==> flow/design.v <==
module EX (
    input clk,
    input rst_n,
    input en,
    input stage_ID_EX__EX_regwrite,
    input stage_ID_EX__EX_memtoreg,
    input stage_ID_EX__EX_memread,
    input stage_ID_EX__EX_memwrite,
    input stage_ID_EX__EX_alusrc,
    input [1:0] stage_ID_EX__EX_aluop,
    input stage_ID_EX__EX_regdst,
    input stage_ID_EX__EX_sys_en,
    input [31:0]stage_ID_EX__EX_rs_data,
    input [31:0]stage_ID_EX__EX_rt_data,
    input [4:0]stage_ID_EX__EX_rs_id,
    input [4:0]stage_ID_EX__EX_rt_id,
    input [4:0]stage_ID_EX__EX_rd_id,
    input [31:0]stage_ID_EX__EX_sign_ext,
    input [2:0]stage_ID_EX__EX_funct3,
    input sys__EX_done,
    output reg stage_EX_MEM__MEM_regwrite,
    output reg stage_EX_MEM__MEM_memtoreg,
    output reg stage_EX_MEM__MEM_memread,
    output reg stage_EX_MEM__MEM_memwrite,
    output reg [31:0] stage_EX_MEM__MEM_alures,
    output reg [31:0] stage_EX_MEM__MEM_store_data,
    output reg [4:0]  stage_EX_MEM__MEM_rd_id,
    output EX__HDUbr_regwrite,
    output EX__HDU_memread,
    output [4:0] EX__HDU_HDUbr_rd_id,
    output reg  EX_stall_for_sys,
    input  FU__EX_rs_wb,
    input  FU__EX_rs_mem,
    input  FU__EX_rt_wb,
    input  FU__EX_rt_mem,
    input [31:0]  WB__EX_for_help,
    input [31:0]  MEM__EX_for_help
);
localparam S0 = 0;  
localparam S1 = 1;  
wire [31:0] FMP1_out_rs;
wire [31:0] FMP1_out_rt;
wire [31:0] FMP2_out_rs;
wire [31:0] FMP2_out_rt;
wire [31:0] alu_in_rs;
wire [31:0] alu_in_rt;
reg  [31:0] alu_res;
assign FMP1_out_rs = (FU__EX_rs_wb)?WB__EX_for_help:stage_ID_EX__EX_rs_data;
assign FMP1_out_rt = (FU__EX_rt_wb)?WB__EX_for_help:stage_ID_EX__EX_rt_data;
assign FMP2_out_rs = (FU__EX_rs_mem)?MEM__EX_for_help:FMP1_out_rs;
assign FMP2_out_rt = (FU__EX_rt_mem)?MEM__EX_for_help:FMP1_out_rt;
assign alu_in_rs = FMP2_out_rs;
assign alu_in_rt = (stage_ID_EX__EX_alusrc)?stage_ID_EX__EX_sign_ext:FMP2_out_rt;
always@* begin
    case ({stage_ID_EX__EX_aluop,stage_ID_EX__EX_funct3})
        5'b00000: alu_res = alu_in_rs+alu_in_rt;
        5'b01000: alu_res = alu_in_rs+alu_in_rt;
        5'b10000: alu_res = alu_in_rs-alu_in_rt;
        5'b01001: alu_res = alu_in_rs<<alu_in_rt[4:0];
        5'b01101: alu_res = alu_in_rs>>alu_in_rt[4:0];
        5'b10101: alu_res = $signed(alu_in_rs)>>>alu_in_rt[4:0];
        5'b01100: alu_res = alu_in_rs^alu_in_rt;
        5'b01110: alu_res = alu_in_rs|alu_in_rt;
        5'b01111: alu_res = alu_in_rs&alu_in_rt;
        default: alu_res = 32'b0;   
    endcase
end
reg curr_state , next_state;
always@(posedge clk) begin
    if (!rst_n) begin
        curr_state <= 0;
    end
    else begin
        curr_state <= next_state;
    end
end
always@* begin
    next_state = curr_state;
    EX_stall_for_sys = 0;
    case(curr_state) 
        S0: begin
                if (stage_ID_EX__EX_sys_en) begin
                    next_state = S1;
                    EX_stall_for_sys = 1;
                end
        end
        S1: begin
                if(!sys__EX_done)
                    EX_stall_for_sys = 1;
                else begin
                    EX_stall_for_sys = 0;
                    next_state = S0;
                end
        end
    endcase
end
always@(posedge clk) begin
    if(!rst_n) begin
        stage_EX_MEM__MEM_regwrite <= 0;
        stage_EX_MEM__MEM_memtoreg <= 0;
        stage_EX_MEM__MEM_memread <= 0;
        stage_EX_MEM__MEM_memwrite <= 0;
        stage_EX_MEM__MEM_alures <= 0;
        stage_EX_MEM__MEM_store_data <= 0;
        stage_EX_MEM__MEM_rd_id <= 0;
    end
    else begin
        if(en) begin
            stage_EX_MEM__MEM_regwrite <= EX_stall_for_sys?0:stage_ID_EX__EX_regwrite;
            stage_EX_MEM__MEM_memtoreg <= EX_stall_for_sys?0:stage_ID_EX__EX_memtoreg;
            stage_EX_MEM__MEM_memread  <= EX_stall_for_sys?0:stage_ID_EX__EX_memread;
            stage_EX_MEM__MEM_memwrite <= EX_stall_for_sys?0:stage_ID_EX__EX_memwrite;
            stage_EX_MEM__MEM_alures   <= alu_res;
            stage_EX_MEM__MEM_store_data <= FMP2_out_rt;
            stage_EX_MEM__MEM_rd_id      <= stage_ID_EX__EX_regdst?stage_ID_EX__EX_rd_id:stage_ID_EX__EX_rt_id; 
        end
    end
end
assign EX__HDU_HDUbr_rd_id = stage_ID_EX__EX_regdst?stage_ID_EX__EX_rd_id:stage_ID_EX__EX_rt_id;
assign EX__HDU_memread = stage_ID_EX__EX_memread;
assign EX__HDUbr_regwrite = stage_ID_EX__EX_regwrite;
endmodule
Step by step through the tools: EX --
Tool output for the design above, in the order of the flow. Line numbers count from 1 in the design file above. Operators: Yosys type, input widths -> output width; for muxes data width and select width s. Cell names lack the library's common part. Not given: n/a
Set-up: top EX, clock input clk, standard-cell library sky130hd, corner tt_025C_1v80

Elaborated design --
Counts by Yosys on the flattened word-level netlist (proc, flatten, opt, wreduce; memories kept). Register bits leave out memories and registers merged into their read ports (data or address); mux counts leave out enables and synchronous resets folded into registers. Print and check cells are left out. Cells with the same type and inputs are merged into one.
Bit counts: output and inout port bits 81, register bits 74, input port bits 195
Operators by class: bitwise operators 4, reductions and logical operators 2, mux-type cells 14, eq/ne operators 8, shift operators 3, $add $sub $neg 2
Operator list (count):
- $pmux 32 s8 | 1
- $mux 32 | 5
- $add 32x32->32 | 1
- $sub 32x32->32 | 1
- $and 32x32->32 | 1
- $or 32x32->32 | 1
- $xor 32x32->32 | 1
- $shl 32x5->32 | 1
- $shr 32x5->32 | 1
- $sshr 32x5->32 | 1
- $eq 5x4->1 const B | 6
- $eq 5x5->1 const B | 2
- $mux 1 | 6
- $logic_not 5->1 | 1
- $mux 5 | 1
- $reduce_or 2->1 | 1
- $pmux 1 s2 | 1
- $not 1->1 | 1

Longest topological paths --
Yosys ltp: most cells in a row. Word level: on the elaborated netlist, between registers, memories and ports. Mapped: between sequential cells and ports; inverters and the memories' decode and read muxes count.
Depth: depth after elaboration 5, ABC_AREA 1, mapped depth 32, depth with buffers taken out 30

Mapped cells and area --
The flow's flattened synthesis, as Yosys stat reports it; memories are mapped. The netlist is that of the ABC_AREA named above (0 if unset); the other value can give another one.
Mapped netlist: mapped area 0.0131226 mm^2, cells in the netlist 2386, mapped flip-flops 74
Cell types:
- nand2_1 | count 859, total area 3.22E+03 um^2
- nand3_1 | count 364, total area 1.82E+03 um^2
- dfxtp_1 | count 74, total area 1.48E+03 um^2
- ha_1 | count 97, total area 1.21E+03 um^2
- a21oi_1 | count 144, total area 720.691 um^2
- inv_1 | count 175, total area 656.88 um^2
- o21ai_0 | count 118, total area 590.566 um^2
- nor2_1 | count 127, total area 476.707 um^2
- xor2_1 | count 32, total area 280.269 um^2
- buf_2 | count 48, total area 240.23 um^2
- nand2_2 | count 31, total area 193.936 um^2
- o21ai_1 | count 33, total area 165.158 um^2
- buf_6 | count 14, total area 157.651 um^2
- nand3_2 | count 15, total area 150.144 um^2
- clkbuf_1 | count 39, total area 146.39 um^2
- o21a_1 | count 19, total area 142.637 um^2
- a221oi_1 | count 15, total area 131.376 um^2
- buf_4 | count 17, total area 127.622 um^2
Not listed: further types 38, cells in them 165.

Path before layout --
OpenSTA on the mapped netlist: ideal clock, no wires. The path of least setup slack (recovery checks aside). Input and output delay are each 20% of the period. Register names are those of the netlist, which keeps one name where synthesis merged equal registers.
Timing path post-synthesis: path type input to register, start input port FU__EX_rt_wb, end register stage_EX_MEM__MEM_alures[24], library setup time 0.134 ns, path delay 3.319 ns, path buffers 3, external input delay 1.040 ns, data arrival time 4.225 ns, setup slack 0.841 ns, period 5.2 ns, stages 32, data required time 5.066 ns, period reached after synthesis 4.359 ns
"path delay" = arrival - input delay + setup time. "stages" counts driving pins, that of a launching flip-flop among them; a cell with two outputs on the path counts twice. "period reached after synthesis" is the clock period less the worst setup slack; recovery checks do not enter. This is arithmetic on one report: input and output delays are still those of the set period (20% each). Between the ends stands the longest chain of elaborated cells between them, by number of cells; it is not shown to be the way that was timed. Of several equally long chains one is given. Each line given opens the expression or statement behind the cell; cells for indexed reads and writes are added by Yosys, which also makes memories of some case tables.
On the way, post-synthesis: cell sequence buf_4 > inv_4 > nand2_1 > nand3_1 > nand3_2 > nand2_2 > inv_2 > buf_6 > buf_2 > ha_1 > nand3_2 > nor2_4 > inv_1 > o21ai_1 > a31oi_1 > xor2_1 > ha_1 > nand2_1 > nor2_1 > inv_1 > nor2_1 > nand4_1 > nand3_1 > nand2_1 > nand2_1 > nand2_1 > nand2_1 > nor2_1 > nor2_1 > nand3_1 > nand2_1 > a21oi_1, length of the longest elaborated chain 5, elaborated cells on any way between the ends 12, those cells by class add/sub: 2; shift: 3; mux: 4; logic: 3
RTL lines, path post-synthesis:
- from (decl) | RTL line 34 | input  FU__EX_rt_wb,
- $mux 32 | RTL line 49 | assign FMP1_out_rt = (FU__EX_rt_wb)?WB__EX_for_help:stage_ID_EX__EX_rt_data;
- $mux 32 | RTL line 51 | assign FMP2_out_rt = (FU__EX_rt_mem)?MEM__EX_for_help:FMP1_out_rt;
- $mux 32 | RTL line 53 | assign alu_in_rt = (stage_ID_EX__EX_alusrc)?stage_ID_EX__EX_sign_ext:FMP2_out_rt;
- $sub 32x32->32 | RTL line 58 | 5'b10000: alu_res = alu_in_rs-alu_in_rt;
- $pmux 32 s8 | RTL line 55 | case ({stage_ID_EX__EX_aluop,stage_ID_EX__EX_funct3})
- to (assign) | RTL line 103 | stage_EX_MEM__MEM_alures <= 0;
- to (assign) | RTL line 113 | stage_EX_MEM__MEM_alures   <= alu_res;
- to (decl) | RTL line 25 | output reg [31:0] stage_EX_MEM__MEM_alures,

Timing after layout --
From the final timing report of record 2: the path of least setup slack in the routed layout; clock arrival at registers is part of the times.
Timing path after layout: path type input to register, start input port FU__EX_rt_mem, end register stage_EX_MEM__MEM_store_data[5], data required time 4.01 ns, library setup time 0.13 ns, path buffers 27, external input delay 0.75 ns, period 3.76 ns, stages 30, setup slack -0.37 ns, data arrival time 4.38 ns
Between the ends stands the longest chain of elaborated cells between them, by number of cells; it is not shown to be the way that was timed. Of several equally long chains one is given.
On the way, after layout: cell sequence buf_12 > buf_6 > nand2_4 > buf_6 > buf_4 > buf_4 > buf_4 > buf_4 > buf_4 > buf_4 > buf_4 > buf_4 > buf_4 > buf_4 > buf_4 > buf_4 > buf_4 > buf_4 > buf_4 > buf_4 > buf_4 > buf_4 > buf_4 > buf_4 > buf_4 > buf_4 > buf_4 > buf_4 > nand2_2 > a21oi_2, length of the longest elaborated chain 1, elaborated cells on any way between the ends 1, RTL lines with such cells 1, those cells by class mux: 1
RTL lines, path after layout:
- from (decl) | RTL line 35 | input  FU__EX_rt_mem,
- $mux 32 | RTL line 51 | assign FMP2_out_rt = (FU__EX_rt_mem)?MEM__EX_for_help:FMP1_out_rt;
- to (assign) | RTL line 104 | stage_EX_MEM__MEM_store_data <= 0;
- to (assign) | RTL line 114 | stage_EX_MEM__MEM_store_data <= FMP2_out_rt;
- to (decl) | RTL line 26 | output reg [31:0] stage_EX_MEM__MEM_store_data,

FLOW RESULTS
============

Stored flow runs of EX (3 of them; Yosys, OpenROAD, sky130hd). They differ in their settings and are not a sequence. Constraints: input delay and output delay 20% of the set period each, output load 0.01 pF.
"critical path time" means the part of the period allowed to the worst setup path (the constraints hold back 20% at inputs and 20% at outputs) less its slack; where the path has registers, the arrival times of their clocks count too.
"total power after layout" is the tool's figure for a default switching activity; nothing was simulated.

[record 1] flow files
==> flow/run.sh <==
#!/bin/bash
# the make line also repeats the synthesis and layout settings of config.mk as NAME=value (left out here)
make -C /OpenROAD-flow-scripts/flow DESIGN_CONFIG=/design/flow/config.mk WORK_HOME=/design/flow/orfs CLKGATE_MAP_FILE= finish
==> flow/config.mk <==
export PLATFORM = sky130hd
export DESIGN_NAME = EX
export DESIGN_NICKNAME = EX
export VERILOG_FILES = /design/flow/design.v
export SDC_FILE = /design/flow/constraint.sdc
export NUM_CORES = 4
export LEC_CHECK = 0
export CAP_MARGIN = 20
export CELL_PAD_IN_SITES_GLOBAL_PLACEMENT = 1
export CORE_ASPECT_RATIO = 0.79
export CORE_MARGIN = 2
export CORE_UTILIZATION = 62
export CTS_CLUSTER_SIZE = 13
export GPL_TIMING_DRIVEN = 0
export SETUP_SLACK_MARGIN = 0.19
export SLEW_MARGIN = 40
==> flow/constraint.sdc <==
create_clock -name core_clock -period 4.71 [get_ports {clk}]
set_input_delay 0.9420 -clock core_clock [delete_from_list [all_inputs] [get_ports {clk}]]
set_output_delay 0.9420 -clock core_clock [all_outputs]
set_load 0.01 [all_outputs]

[record 1] result: did not finish, placement stopped with GPL-0301

[record 2] flow files
==> flow/run.sh <==
#!/bin/bash
# the make line also repeats the synthesis and layout settings of config.mk as NAME=value (left out here)
make -C /OpenROAD-flow-scripts/flow DESIGN_CONFIG=/design/flow/config.mk WORK_HOME=/design/flow/orfs CLKGATE_MAP_FILE= finish
==> flow/config.mk <==
export PLATFORM = sky130hd
export DESIGN_NAME = EX
export DESIGN_NICKNAME = EX
export VERILOG_FILES = /design/flow/design.v
export SDC_FILE = /design/flow/constraint.sdc
export NUM_CORES = 4
export LEC_CHECK = 0
export ABC_AREA = 1
export CAP_MARGIN = 20
export CELL_PAD_IN_SITES_GLOBAL_PLACEMENT = 1
export CORE_ASPECT_RATIO = 0.99
export CORE_MARGIN = 3
export CORE_UTILIZATION = 40
export CTS_CLUSTER_DIAMETER = 270
export GPL_TIMING_DRIVEN = 0
export HOLD_SLACK_MARGIN = 0.22
export MAX_ROUTING_LAYER = met4
export PLACE_DENSITY_LB_ADDON = 0.08
export SETUP_SLACK_MARGIN = 0.21
export SLEW_MARGIN = 35
==> flow/constraint.sdc <==
create_clock -name core_clock -period 3.76 [get_ports {clk}]
set_input_delay 0.7520 -clock core_clock [delete_from_list [all_inputs] [get_ports {clk}]]
set_output_delay 0.7520 -clock core_clock [all_outputs]
set_load 0.01 [all_outputs]

[record 2] result: chip area after synthesis (Yosys) 0.0131226 mm^2; die area 0.0350168 mm^2; standard-cell area after layout 0.0198253 mm^2; final utilization 0.617; worst setup slack after layout -0.374 ns; setup TNS -4.984 ns; worst hold slack in the final report 0.462 ns; total power after layout 5.397 mW; critical path time 3.38 ns; class of the worst setup path input to register

[record 3] flow files
==> flow/run.sh <==
#!/bin/bash
# the make line also repeats the synthesis and layout settings of config.mk as NAME=value (left out here)
make -C /OpenROAD-flow-scripts/flow DESIGN_CONFIG=/design/flow/config.mk WORK_HOME=/design/flow/orfs CLKGATE_MAP_FILE= finish
==> flow/config.mk <==
export PLATFORM = sky130hd
export DESIGN_NAME = EX
export DESIGN_NICKNAME = EX
export VERILOG_FILES = /design/flow/design.v
export SDC_FILE = /design/flow/constraint.sdc
export NUM_CORES = 4
export LEC_CHECK = 0
export ABC_AREA = 1
export CAP_MARGIN = 20
export CORE_MARGIN = 10
export CORE_UTILIZATION = 40
export CTS_CLUSTER_DIAMETER = 270
export SLEW_MARGIN = 35
==> flow/constraint.sdc <==
create_clock -name core_clock -period 5.2 [get_ports {clk}]
set_input_delay 1.0400 -clock core_clock [delete_from_list [all_inputs] [get_ports {clk}]]
set_output_delay 1.0400 -clock core_clock [all_outputs]
set_load 0.01 [all_outputs]

[record 3] result: chip area after synthesis (Yosys) 0.0131226 mm^2; die area 0.0404513 mm^2; standard-cell area after layout 0.0180798 mm^2; final utilization 0.557; worst setup slack after layout 0.220 ns; setup TNS 0.000 ns; worst hold slack in the final report 0.463 ns; total power after layout 3.542 mW; critical path time 3.94 ns; class of the worst setup path input to register
